==> flow/design.v <==
`timescale 1ns / 1ps
module ALU(output_data, zero, sourceA, sourceB, ALUSel);
parameter word_size = 32;
input [word_size-1:0] sourceA, sourceB;
input [2:0] ALUSel; 
output reg [word_size-1:0] output_data;
output zero;
always @(sourceA, sourceB, ALUSel) begin
	case (ALUSel)
		3'b000: output_data = sourceA + sourceB;
		3'b001: output_data = sourceA - sourceB;
		3'b010: output_data = ($signed(sourceA) < $signed(sourceB))? 1 : 0;
		3'b011: output_data = (sourceA >> sourceB);
		3'b100: output_data = (sourceA << sourceB);
		3'b101: output_data = sourceA | sourceB;
		4'b110: output_data = sourceA & sourceB;
		4'b111: output_data = sourceA ^ sourceB;
		default: output_data = 0;
	endcase
end
assign zero = (output_data == 0);
endmodule
`timescale 1ns / 1ps
module RegFile (rna,rnb,d,wn,we,clk,clrn,qa,qb);
	input 	[4:0]	rna,rnb,wn;
	input 	[31:0] 	d;
	input		we,clk,clrn;
	output 	[31:0] 	qa,qb;
	reg 	[31:0] 	register [0:31];  
	assign qa = (rna == 0)? 0 : register[rna];  
	assign qb = (rnb == 0)? 0 : register[rnb];  
	always @(posedge clk) begin
		if ((wn != 0) && (we == 1))  
			register[wn] <= d;
	end
endmodule
`timescale 1ns / 1ps
module holding_reg(output_data, input_data, write, clk, reset, resetData);
parameter word_size = 32;
input [word_size-1:0] input_data;
input [word_size-1:0] resetData;
input	write, clk, reset;
output [word_size-1:0] output_data;
reg [word_size-1:0] content;
assign output_data = content;
always @(posedge clk) begin
	if (reset) begin
		content <= resetData;
	end
	else if (write) begin
		content <= input_data;
	end
end
endmodule
`timescale 1ns / 1ps
module mux_1bit(output_data, input_data0, input_data1, select);
parameter word_size = 32;
input select;
input [word_size-1:0] input_data0, input_data1;
output reg [word_size-1:0] output_data;
always @(select or input_data0 or input_data1) begin
	case (select)
		0: output_data <= input_data0;
		1: output_data <= input_data1;
		default: output_data <= 0;
	endcase
end
endmodule
`timescale 1ns / 1ps
module mux_2bit(output_data, input_data0, input_data1, input_data2, input_data3, select);
parameter word_size = 32;
input [1:0] select;
input [word_size-1:0] input_data0, input_data1, input_data2, input_data3;
output reg [word_size-1:0] output_data;
always @(input_data0 or input_data1 or input_data2 or input_data3 or select) begin
	case (select)
		0: output_data <= input_data0;
		1: output_data <= input_data1;
		2: output_data <= input_data2;
		3: output_data <= input_data3;
		default: output_data <= 0;
	endcase
end
endmodule
`timescale 1ns / 1ps
module read_mux(output_data, input_data0, input_data1, input_data2, select);
parameter word_size = 5;
input [1:0] select;
input [word_size-1:0] input_data0, input_data1, input_data2;
output reg [word_size-1:0] output_data;
always @(select or input_data0 or input_data1 or input_data2) begin
	case (select)
		2'b00: output_data <= input_data0;
		2'b01: output_data <= input_data1;
		2'b10: output_data <= input_data2;
		default: output_data <= 0;
	endcase
end
endmodule
`timescale 1ns / 1ps
module sign_extend(input_data, output_data);
parameter word_size = 32;
parameter imm_size = 16;
input [imm_size-1:0] input_data;
output [word_size-1:0] output_data;
assign output_data = $signed(input_data);
endmodule
`timescale 1ns / 1ps
module zero_extend(input_data, output_data);
parameter word_size = 32;
parameter imm_size = 16;
input [imm_size-1:0] input_data;
output [word_size-1:0] output_data;
assign output_data = $unsigned(input_data);
endmodule
`timescale 1ns / 1ps
module sa_extend(input_data, output_data);
parameter word_size = 32;
parameter sa_size = 5;
input [sa_size-1:0] input_data;
output [word_size-1:0] output_data;
assign output_data = $unsigned(input_data);
endmodule
`timescale 1ns / 1ps
module CU(decode, clk, reset, zero, RegWre, PCWre, IRWre, ALUSrcB, ALUOp, ALUM2Reg, RegOut, DataMemRw,
     PCSrc, ExtSel, InsMemRW, WrRegData, SAExt , state, next_state, halted);
	input clk;
	input reset;
	input [5:0] decode;
	input zero;
	output reg RegWre,PCWre,IRWre,ALUSrcB,ALUM2Reg,DataMemRw,ExtSel, InsMemRW, WrRegData, SAExt;
	output reg [1:0] PCSrc;
	output reg [1:0] RegOut;
	output reg [2:0] ALUOp;
	output reg [2:0] state;
	output reg [2:0] next_state;
	output reg halted;
	parameter [2:0] sif   = 3'b000,
						 sid   = 3'b001,
						 sexe1 = 3'b110,
						 sexe2 = 3'b101,
						 sexe3 = 3'b010,
						 smem  = 3'b011,
						 swb1  = 3'b111,
						 swb2  = 3'b100;
	parameter [5:0] op_add  = 6'b000000,
						 op_sub  = 6'b000001,
						 op_addi = 6'b000010,
						 op_or   = 6'b010000,
						 op_and  = 6'b010001,
						 op_ori  = 6'b010010,
						 op_sll  = 6'b011000,
						 op_move = 6'b100000,
						 op_slt  = 6'b100111,
						 op_sw   = 6'b110000,
						 op_lw   = 6'b110001,
						 op_beq  = 6'b110100,
						 op_j    = 6'b111000,
						 op_jr   = 6'b111001,
						 op_jal  = 6'b111010,
						 op_halt = 6'b111111;
	always @(posedge clk) begin
		if (reset) begin
			state <= sif;
			halted <= 0;
		end else begin
			state <= next_state;
			if (state == sid && decode == op_halt)
				halted <= 1;
		end
	end
	always @(*) begin
		PCWre = 0;       
		IRWre = 0;       
		PCSrc = 2'b00;   
		ExtSel = 0;      
		SAExt = 0;       
		ALUSrcB = 0;     
		ALUOp = 3'b000;  
		DataMemRw = 0;   
		ALUM2Reg = 0;    
		RegOut = 2'b10;  
		RegWre = 0;      
		WrRegData = 0;   
		InsMemRW = 0;    
		next_state = state;
		if (reset) begin
			IRWre = 1;
			next_state = sif;
		end else begin
			case (state)
				sif: begin
					next_state = sid;
					IRWre = 1;
				end
				sid: begin
					case (decode)
						op_add : begin next_state = sexe1; end
						op_sub : begin next_state = sexe1; end
						op_addi: begin next_state = sexe1; ExtSel = 1; end
						op_or  : begin next_state = sexe1; end
						op_and : begin next_state = sexe1; end
						op_ori : begin next_state = sexe1; ExtSel = 1; end
						op_move: begin next_state = sexe1; end
						op_slt : begin next_state = sexe1; end
						op_sll : begin next_state = sexe1; end
						op_beq : begin next_state = sexe2; ExtSel = 1; end
						op_sw  : begin next_state = sexe3; ExtSel = 1; end
						op_lw  : begin next_state = sexe3; ExtSel = 1; end
						op_j   : begin next_state = sif; PCWre = 1; PCSrc = 2'b11; end
						op_jal : begin next_state = sif; PCWre = 1; PCSrc = 2'b11; RegOut = 2'b00; RegWre = 1; end
						op_jr  : begin next_state = sif; PCWre = 1; PCSrc = 2'b10; end
						op_halt: begin next_state = sif; end
						default: ;
					endcase
				end
				sexe1: begin
					next_state = swb1;
					WrRegData = 1;
					case (decode)
						op_add :begin ALUOp = 3'b000; end
						op_sub :begin ALUOp = 3'b001; end
						op_addi:begin ALUOp = 3'b000; ALUSrcB = 1; end
						op_or  :begin ALUOp = 3'b101; end
						op_and :begin ALUOp = 3'b110; end
						op_ori :begin ALUOp = 3'b101; ALUSrcB = 1; end
						op_move:begin ALUOp = 3'b000; end
						op_slt :begin ALUOp = 3'b010; end
						op_sll :begin ALUOp = 3'b100; ALUSrcB = 1; SAExt = 1; end
						default: ;
					endcase
				end
				sexe2: begin
					next_state = sif;
					ALUOp = 3'b001;
					PCWre = 1;
					PCSrc = zero ? 2'b01 : 2'b00;
				end
				sexe3: begin
					case (decode)
						op_sw  : begin next_state = smem; ALUOp = 3'b000; ALUSrcB = 1; end
						op_lw  : begin next_state = smem; ALUOp = 3'b000; ALUSrcB = 1; end
						default: ;
					endcase
				end
				smem: begin
					case (decode)
						op_sw  : begin next_state = sif; DataMemRw = 1; PCWre = 1; end
						op_lw  : begin next_state = swb2; ALUM2Reg = 1; end
						default: ;
					endcase
				end
				swb1: begin
					next_state = sif;
					PCWre = 1;
					WrRegData = 1;
					RegWre = 1;
					case (decode)
						op_add : begin RegOut = 2'b10; end
						op_sub : begin RegOut = 2'b10; end
						op_addi: begin RegOut = 2'b01; end
						op_or  : begin RegOut = 2'b10; end
						op_and : begin RegOut = 2'b10; end
						op_ori : begin RegOut = 2'b01; end
						op_move: begin RegOut = 2'b10; end
						op_slt : begin RegOut = 2'b10; end
						op_sll : begin RegOut = 2'b10; end
						default: ;
					endcase
				end
				swb2: begin
					next_state = sif;
					PCWre = 1;
					WrRegData = 1;
					RegWre = 1;
					RegOut = 2'b01;
				end
			endcase
		end
	end
endmodule
`timescale 1ns / 1ps
module DataPath(decode, clk, reset, zero, RegWre, PCWre, IRWre, ALUSrcB, ALUOp, ALUM2Reg, RegOut, DataMemRw,
     PCSrc, ExtSel, InsMemRW, WrRegData, SAExt, initPC, PCout,
     IMout, DMout, DAddr, DWData, DWe);
	input clk;
	input reset;
	output [5:0] decode;
	output zero;
	input RegWre,PCWre,ALUSrcB,ALUM2Reg,DataMemRw,ExtSel, InsMemRW, IRWre, WrRegData, SAExt;
	input [1:0] PCSrc;
	input [1:0] RegOut;
	input [2:0] ALUOp;
	input [31:0] initPC;
	input [31:0] IMout;       
	input [31:0] DMout;       
	output [31:0] DAddr;
	output [31:0] DWData;
	output DWe;
	parameter word_size = 32;
	parameter zero32 = 32'h0000;
	wire [word_size-1:0] PCin; 
	output [word_size-1:0] PCout;
	wire [word_size-1:0] IRout;
	wire [word_size-1:0] MDRout;
	wire [word_size-1:0] MDRin;
	wire [word_size-1:0] immZE, immSE, saSAE;
	wire [4:0] write_address;
	wire [word_size-1:0] write_data;
	wire [word_size-1:0] read_data_1, read_data_2;
	wire [word_size-1:0] Aout, Bout;
	wire [word_size-1:0] top_extend_wire;
	wire [word_size-1:0] origin_extend_wire;
	wire [word_size-1:0]	sourceB;
	wire [word_size-1:0] ALU_wire;
	wire [word_size-1:0] ALUOut_wire;
	wire [15:0] immediate;
	wire [4:0] rs, rt, rd, sa;
	wire [25:0] j_address;
	assign decode = IRout[31:26];
	assign immediate = IRout[15:0];
	assign rs = IRout[25:21];
	assign rt = IRout[20:16];
	assign rd = IRout[15:11];
	assign sa = IRout[10:6];
	assign j_address[25:0] = IRout[25:0];
	assign DAddr = ALUOut_wire;
	assign DWData = Bout;
	assign DWe = DataMemRw;
	RegFile		RF(rs, rt, write_data, write_address, RegWre,
						clk, 1'b1, read_data_1, read_data_2);
	holding_reg IR(IRout, IMout, IRWre, clk, reset, zero32);
	holding_reg	A(Aout, read_data_1, 1'b1, clk, reset, zero32);
	holding_reg B(Bout, read_data_2, 1'b1, clk, reset, zero32);
	holding_reg	ALUOut(ALUOut_wire, ALU_wire, 1'b1, clk, reset, zero32);
	holding_reg MDR(MDRout, MDRin, 1'b1, clk, reset, zero32);
	zero_extend	ZE(immediate, immZE);
	sign_extend SE(immediate, immSE);
	sa_extend   SAE(sa, saSAE);
	mux_1bit extend_mux(origin_extend_wire, immZE, immSE, ExtSel);
	mux_1bit sa_extend_mux(top_extend_wire, origin_extend_wire, saSAE,  SAExt);
	read_mux	read_sel_mux(write_address, 5'b11111, rt, rd, RegOut); 
	mux_1bit write_data_mux(write_data,PCout+4, MDRout,  WrRegData);
	mux_1bit ALUSrcB_mux(sourceB, Bout, top_extend_wire, ALUSrcB);
	mux_1bit ALUM2Reg_mux(MDRin, ALU_wire, DMout, ALUM2Reg);
	wire [31:0] jump_address;
	assign jump_address[31:28] = PCout[31:28];
	assign jump_address[27:2] = j_address[25:0];
	assign jump_address[1:0] = 2'b00;
	mux_2bit	PC_mux(PCin,
						 PCout+4,        
						 PCout+4+(immSE<<2),  
						 read_data_1,    
						 jump_address,  
						 PCSrc);
	holding_reg	PC(PCout, PCin, PCWre, clk, reset, initPC);
	ALU	mainALU(ALU_wire, zero, Aout, sourceB, ALUOp);
endmodule
`timescale 1ns / 1ps
module CPU(clk, reset, initPC,
			  imem_addr, imem_rdata,
			  dmem_addr, dmem_wdata, dmem_we, dmem_rdata,
			  halted);
	input clk, reset;
	input [31:0] initPC;
	output [31:0] imem_addr;
	input  [31:0] imem_rdata;
	output [31:0] dmem_addr;
	output [31:0] dmem_wdata;
	output dmem_we;
	input  [31:0] dmem_rdata;
	output halted;
	wire [5:0] decode;
	wire zero, RegWre,PCWre,ALUSrcB,ALUM2Reg,DataMemRw,ExtSel, InsMemRW, IRWre, WrRegData, SAExt;
	wire [1:0] PCSrc;
	wire [1:0] RegOut;
	wire [2:0] ALUOp;
	wire [2:0] state, next_state;
	wire [31:0] PCout;
	assign imem_addr = PCout;
	CU _CU(decode, clk, reset, zero, RegWre, PCWre, IRWre, ALUSrcB, ALUOp, ALUM2Reg, RegOut, DataMemRw,
     PCSrc, ExtSel, InsMemRW, WrRegData, SAExt, state, next_state, halted);
	DataPath _DataPath(decode, clk, reset, zero, RegWre, PCWre, IRWre, ALUSrcB, ALUOp, ALUM2Reg, RegOut, DataMemRw,
     PCSrc, ExtSel, InsMemRW, WrRegData, SAExt, initPC, PCout,
     imem_rdata, dmem_rdata, dmem_addr, dmem_wdata, dmem_we);
endmodule
### Step by step through the tools: CPU

Tool output for the design above, in the order of the flow.
Line numbers count from 1 in the design file above.
Cell names lack the library's common part.
A cell with -- has no value.

| inputs | value |
|---|---|
| design top | CPU |
| clock | clk |
| library | sky130hd |
| timing corner | tt_025C_1v80 |

### After elaboration

Counts by Yosys on the flattened word-level netlist (proc, flatten, opt, wreduce; memories kept). Print and check cells are left out. Cells with the same type and inputs are merged into one.
Memory sizes are those after Yosys's memory passes, which may raise the word count (mostly to a power of two), join words into wider ones and drop unused or constant bits.

| bit counts | value |
|---|---|
| bits in registers | 164 |
| RAM bits | 1,024 |
| clocked read ports x word width | 64 |
| memories kept | 1 |
| word-level cells | 157 |

Memories:

| memory | words | bits a word | read ports | wr ports | RTL line | text |
|---|---|---|---|---|---|---|
| _DataPath.RF.register | 32 | 32 | 2 | 1 | 29 | `reg [31:0] register [0:31];` |

| operators by class | value |
|---|---|
| $add $sub $neg | 4 |
| magnitude comparators | 1 |
| equal/unequal tests | 38 |
| shift-type cells | 2 |
| muxes and demuxes | 58 |
| bitwise logic cells | 8 |
| reduce/logical cells | 37 |

Operators by type and width:

| kind | number |
|---|---|
| 32-bit parallel mux with 2-bit select | 5 |
| 32-bit parallel mux with 8-bit select | 1 |
| 32-bit parallel mux with 4-bit select | 1 |
| 32-bit 2-to-1 mux | 4 |
| 32-bit adder | 2 |
| 6-bit == test (second input constant) | 9 |
| 32-bit by 3-bit adder with 32-bit output (second input constant) | 1 |
| 32-bit subtractor | 1 |
| 32-bit < comparator | 1 |
| 32-bit AND | 1 |
| 32-bit bitwise OR | 1 |
| 32-bit XOR | 1 |
| 32-bit by 32-bit left shift with 32-bit output | 1 |
| 32-bit by 32-bit >> shifter with 32-bit output | 1 |
| 32-bit zero test | 1 |
| 7-bit OR reduction | 4 |
| 3-bit == test (second input constant) | 8 |
| 6-bit by 5-bit == test with 1-bit output (second input constant) | 4 |
| 1-bit 2-to-1 mux | 20 |
| 6-bit OR reduction | 3 |
| 3-bit parallel mux with 6-bit select | 1 |
| 3-bit OR reduction | 5 |
| 5-bit OR reduction | 3 |
| 5-bit parallel mux with 3-bit select | 1 |
| 3-bit parallel mux with 5-bit select | 1 |
| 5-bit 2-to-1 mux | 3 |
| 2-bit OR reduction | 6 |
| 3-bit by 2-bit == test with 1-bit output (second input constant) | 4 |

Not listed: further kinds 31, cells in them 54.

### Depth

Longest topological path by Yosys (ltp), each cell counted once; first at word level (registers and memories cut), then after technology mapping (sequential cells cut; the memories' decode and read muxes count).

| logic depth | value |
|---|---|
| depth in word-level cells | 20 |
| ABC_AREA | 0 |
| depth in mapped cells | 31 |

### After synthesis

Yosys stat after the flow's synthesis: flattened, memories mapped to cells. It holds for the ABC_AREA given above (unset counts as 0); a run with the other value may have another netlist.
The area totals of this step are shown rounded.

Cell types:

| type | number |
|---|---|
| edfxtp_1 | 1,056 |
| mux4_2 | 536 |
| dfxtp_1 | 174 |
| ha_1 | 136 |
| mux2i_1 | 154 |
| a21oi_1 | 245 |
| nand2_1 | 309 |
| nor2_1 | 301 |
| mux2_2 | 88 |
| clkbuf_1 | 229 |
| inv_1 | 143 |
| nor3_1 | 102 |
| xnor2_1 | 58 |
| nand3_1 | 89 |
| o21ai_0 | 76 |
| a221oi_1 | 42 |
| a211oi_1 | 44 |
| o22ai_1 | 47 |

Not listed: further types 74, cells in them 736.

| mapped netlist | value |
|---|---|
| standard cells after synthesis | 4,565 |
| mapped area | 65,000 sq um |
| sequential area | 35,000 sq um |
| flip-flop cells | 1,230 |
| buffers | 310 |

By module: a second synthesis without flattening, with its own total; a netlist apart from the flattened one above.

| second synthesis, totals | value |
|---|---|
| cell total of the unflattened synthesis | 4,916 |
| area (unflattened synthesis) | 73,000 sq um |

Each row is one instance without its submodules.

Modules:

| module | instances | cells | area (sq um) | seq. area (sq um) |
|---|---|---|---|---|
| RegFile | 1 | 2,400 | 47,000 | 31,000 |
| ALU | 1 | 1,349 | 9,600 | 0.0 |
| holding_reg | 6 | 69 | 1,500 | 960 |
| mux_1bit | 5 | 36 | 540 | 0.0 |
| DataPath | 1 | 306 | 2,200 | 0.0 |
| mux_2bit | 1 | 39 | 810 | 0.0 |
| CU | 1 | 118 | 800 | 80 |
| sa_extend | 1 | 33 | 240 | 0.0 |
| zero_extend | 1 | 33 | 240 | 0.0 |
| sign_extend | 1 | 32 | 240 | 0.0 |
| read_mux | 1 | 12 | 120 | 0.0 |
| CPU | 1 | 0 | 0.0 | 0.0 |

### Timing after synthesis

OpenSTA on the mapped netlist: ideal clock, no wires. The path of least setup slack (recovery checks aside). Input and output delay are each 20% of the period. Register names are those of the netlist, which keeps one name where synthesis merged equal registers.

| timing post-synthesis | value |
|---|---|
| path kind | input to register |
| from | input port reset |
| to | register _DataPath.PC.content[28] |
| clock period | 10,000 ps |
| setup time | 261 ps |
| time at the first pin | 2,000 ps |
| arrival | 8,710 ps |
| setup slack | 1,030 ps |
| delay of the path | 6,971 ps |
| stages | 27 |
| path buffers | 6 |
| synthesis period reached | 8,970 ps |

"delay of the path" = arrival - input delay + setup time.
"stages": output pins that drive a net of the path, with the launching flip-flop's if there is one; two outputs of one cell count as two.
"synthesis period reached" is the clock period less the worst setup slack; recovery checks do not enter. This is arithmetic on one report: input and output delays are still those of the set period (20% each).
The rows between start and end are the longest chain of elaborated cells between them; the timing report does not say that the signal goes this way. Where chains are equally long, one stands for them.
A line is the first line of the expression or statement that the cell stems from. Yosys adds cells for indexed reads and writes and turns some case tables into memories.
Ways into the end's enable are left out, as the timed path ends at the data pin.

| between the ends, post-synthesis | value |
|---|---|
| cells stage by stage | or4_1 clkbuf_1 nor4_4 mux2i_1 a21oi_2 inv_2 buf_4 clkbuf_1 buf_1 ha_1 clkbuf_1 or2_2 a221oi_1 nor3_1 o2111ai_1 nand4b_1 a2111oi_0 o21ai_0 a31oi_1 and4_1 o2111ai_1 or4_1 nor4_4 or2_1 buf_4 mux2i_1 a221o_1 |
| length of the longest elaborated chain | 16 |
| elaborated cells between the ends (all ways) | 40 |
| RTL lines with such cells | 17 |

RTL lines, path post-synthesis:

| element | RTL line | text |
|---|---|---|
| from (decl) | 364 | `input clk, reset;` |
| 1-bit 2-to-1 mux | 187 | `if (reset) begin` |
| 1-bit inverter | 62 | `case (select)` |
| 32-bit parallel mux with 2-bit select (3 in a row) | 62 |  |
| 32-bit < comparator | 12 | `3'b010: output_data = ($signed(sourceA) < $signed(sourceB))? 1 : 0;` |
| 1-bit 2-to-1 mux | 12 |  |
| 32-bit parallel mux with 8-bit select | 9 | `case (ALUSel)` |
| 32-bit zero test | 21 | `assign zero = (output_data == 0);` |
| 1-bit 2-to-1 mux | 237 | `PCSrc = zero ? 2'b01 : 2'b00;` |
| 2-bit parallel mux with 3-bit select | 191 | `case (state)` |
| 2-bit 2-to-1 mux | 187 |  |
| 2-bit == test | 76 | `case (select)` |
| 32-bit parallel mux with 4-bit select | 76 |  |
| 32-bit 2-to-1 mux | 50 | `else if (write) begin` |
| 32-bit 2-to-1 mux | 47 | `if (reset) begin` |
| to (assign) | 48 | `content <= resetData;` |
| to (assign) | 51 | `content <= input_data;` |
| to (decl) | 44 | `reg [word_size-1:0] content;` |

### Worst path after layout

Path of least setup slack in the final report of run 1 (OpenROAD, finished layout, wires in). Where an end is a register, its clock arrival counts in the times.
The path's times are printed in steps of 10 ps; the period is the one set.

| timing after layout | value |
|---|---|
| path kind | input to register |
| from | input port reset |
| to | register _DataPath.PC.content[16] |
| clock period | 10,000 ps |
| setup time | 190 ps |
| time at the first pin | 2,000 ps |
| arrival | 9,400 ps |
| setup slack | 1,210 ps |
| stages | 24 |
| path buffers | 4 |

The rows between start and end are the longest chain of elaborated cells between them; the timing report does not say that the signal goes this way. Where chains are equally long, one stands for them.
Ways into the end's enable are left out, as the timed path ends at the data pin.

| between the ends, after layout | value |
|---|---|
| cells stage by stage | buf_6 nor4_1 o2111ai_1 nand2_1 a21oi_4 fa_1 or2_2 a221oi_1 nor3_1 o41ai_1 a2111oi_0 a221oi_1 a21oi_1 a311oi_2 buf_4 and4_1 o2111ai_1 or4_1 nor4_4 buf_4 buf_4 a22o_1 a21oi_1 a221oi_1 |
| length of the longest elaborated chain | 16 |
| elaborated cells between the ends (all ways) | 40 |
| RTL lines with such cells | 17 |

RTL lines, path after layout:

| element | RTL line | text |
|---|---|---|
| from (decl) | 364 | `input clk, reset;` |
| 1-bit 2-to-1 mux | 187 | `if (reset) begin` |
| 1-bit inverter | 62 | `case (select)` |
| 32-bit parallel mux with 2-bit select (3 in a row) | 62 |  |
| 32-bit < comparator | 12 | `3'b010: output_data = ($signed(sourceA) < $signed(sourceB))? 1 : 0;` |
| 1-bit 2-to-1 mux | 12 |  |
| 32-bit parallel mux with 8-bit select | 9 | `case (ALUSel)` |
| 32-bit zero test | 21 | `assign zero = (output_data == 0);` |
| 1-bit 2-to-1 mux | 237 | `PCSrc = zero ? 2'b01 : 2'b00;` |
| 2-bit parallel mux with 3-bit select | 191 | `case (state)` |
| 2-bit 2-to-1 mux | 187 |  |
| 2-bit == test | 76 | `case (select)` |
| 32-bit parallel mux with 4-bit select | 76 |  |
| 32-bit 2-to-1 mux | 50 | `else if (write) begin` |
| 32-bit 2-to-1 mux | 47 | `if (reset) begin` |
| to (assign) | 48 | `content <= resetData;` |
| to (assign) | 51 | `content <= input_data;` |
| to (decl) | 44 | `reg [word_size-1:0] content;` |

==> results <==
Settings and measured results of 5 stored flow runs for module CPU (sky130hd), not sorted in any way. The constraints put input and output delay at 20% of the set period each and load the outputs with 0.01 pF.
By "achieved clock period" is meant the clock period of the run minus its worst setup slack. This is arithmetic on one report: input and output delays are still those of the set period (20% each).
"allowed time less slack (worst setup path)" = time allowed to the worst setup path (clock period - input delay - output delay, where it has them) - its slack; a late launch clock adds to it, a late capture clock takes from it.
"total power after layout" rests on the timing tool's default activity at the inputs, not on a simulated workload.
"allowed time less slack (worst setup path)" is known to 10 ps.
The measured numbers are rounded.

#### Run 1

| setting | value |
|---|---|
| CORE_UTILIZATION | `40` |
| period_ns | `10.0` |
| CAP_MARGIN | `20` |
| CORE_MARGIN | `2` |
| SLEW_MARGIN | `20` |

| result | value |
|---|---|
| utilization of the finished layout | 46 % |
| standard-cell area after layout | 74,000 sq um |
| post-route setup TNS | 0 ps |
| allowed time less slack (worst setup path) | 6,790 ps |
| kind of the worst setup path | input to register |
| lowest setup slack | 1,200 ps |
| total power after layout | 15 mW |
| achieved clock period | 8,787 ps |
| chip area after synthesis (Yosys) | 65,000 sq um |
| die outline area | 160,000 sq um |
| post-route worst hold slack | 490 ps |

#### Run 2

| setting | value |
|---|---|
| ABC_AREA | `1` |
| CAP_MARGIN | `15` |
| CELL_PAD_IN_SITES_GLOBAL_PLACEMENT | `1` |
| CORE_ASPECT_RATIO | `1.56` |
| CORE_UTILIZATION | `42` |
| CTS_CLUSTER_DIAMETER | `355` |
| GPL_ROUTABILITY_DRIVEN | `1` |
| GPL_TIMING_DRIVEN | `0` |
| MIN_ROUTING_LAYER | `met2` |
| PLACE_DENSITY_LB_ADDON | `0.16` |
| SLEW_MARGIN | `15` |
| TNS_END_PERCENT | `95` |
| period_ns | `8.28` |
| CORE_MARGIN | `2` |

No results, routing failed with GRT-0116.

#### Run 3

| setting | value |
|---|---|
| ABC_AREA | `1` |
| CAP_MARGIN | `15` |
| CELL_PAD_IN_SITES_DETAIL_PLACEMENT | `1` |
| CELL_PAD_IN_SITES_GLOBAL_PLACEMENT | `1` |
| CORE_ASPECT_RATIO | `1.56` |
| CORE_UTILIZATION | `42` |
| CTS_CLUSTER_DIAMETER | `355` |
| GPL_ROUTABILITY_DRIVEN | `1` |
| GPL_TIMING_DRIVEN | `0` |
| MAX_ROUTING_LAYER | `met4` |
| MIN_ROUTING_LAYER | `met2` |
| PLACE_DENSITY_LB_ADDON | `0.16` |
| SETUP_SLACK_MARGIN | `-0.74` |
| SLEW_MARGIN | `15` |
| TNS_END_PERCENT | `95` |
| period_ns | `8.28` |
| CORE_MARGIN | `2` |

No results, routing failed with GRT-0116.

#### Run 4

| setting | value |
|---|---|
| CORE_UTILIZATION | `59` |
| CTS_CLUSTER_SIZE | `53` |
| PLACE_DENSITY_LB_ADDON | `0.04` |
| SETUP_SLACK_MARGIN | `0.15` |
| TNS_END_PERCENT | `35` |
| period_ns | `7.53` |
| CAP_MARGIN | `20` |
| CORE_MARGIN | `2` |
| SLEW_MARGIN | `20` |

| result | value |
|---|---|
| utilization of the finished layout | 69 % |
| standard-cell area after layout | 75,000 sq um |
| post-route setup TNS | 0 ps |
| allowed time less slack (worst setup path) | 5,680 ps |
| kind of the worst setup path | input to register |
| lowest setup slack | 340 ps |
| total power after layout | 19 mW |
| achieved clock period | 7,185 ps |
| chip area after synthesis (Yosys) | 65,000 sq um |
| die outline area | 110,000 sq um |
| post-route worst hold slack | 500 ps |

#### Run 5

| setting | value |
|---|---|
| ABC_AREA | `1` |
| CELL_PAD_IN_SITES_DETAIL_PLACEMENT | `2` |
| CORE_UTILIZATION | `54` |
| CTS_CLUSTER_DIAMETER | `246` |
| CTS_CLUSTER_SIZE | `71` |
| GPL_TIMING_DRIVEN | `0` |
| MAX_ROUTING_LAYER | `met5` |
| MIN_ROUTING_LAYER | `met1` |
| PLACE_DENSITY | `0.61` |
| TNS_END_PERCENT | `50` |
| period_ns | `9.09` |
| CAP_MARGIN | `20` |
| CORE_MARGIN | `2` |
| SLEW_MARGIN | `20` |

No results, placement failed with a tool error.
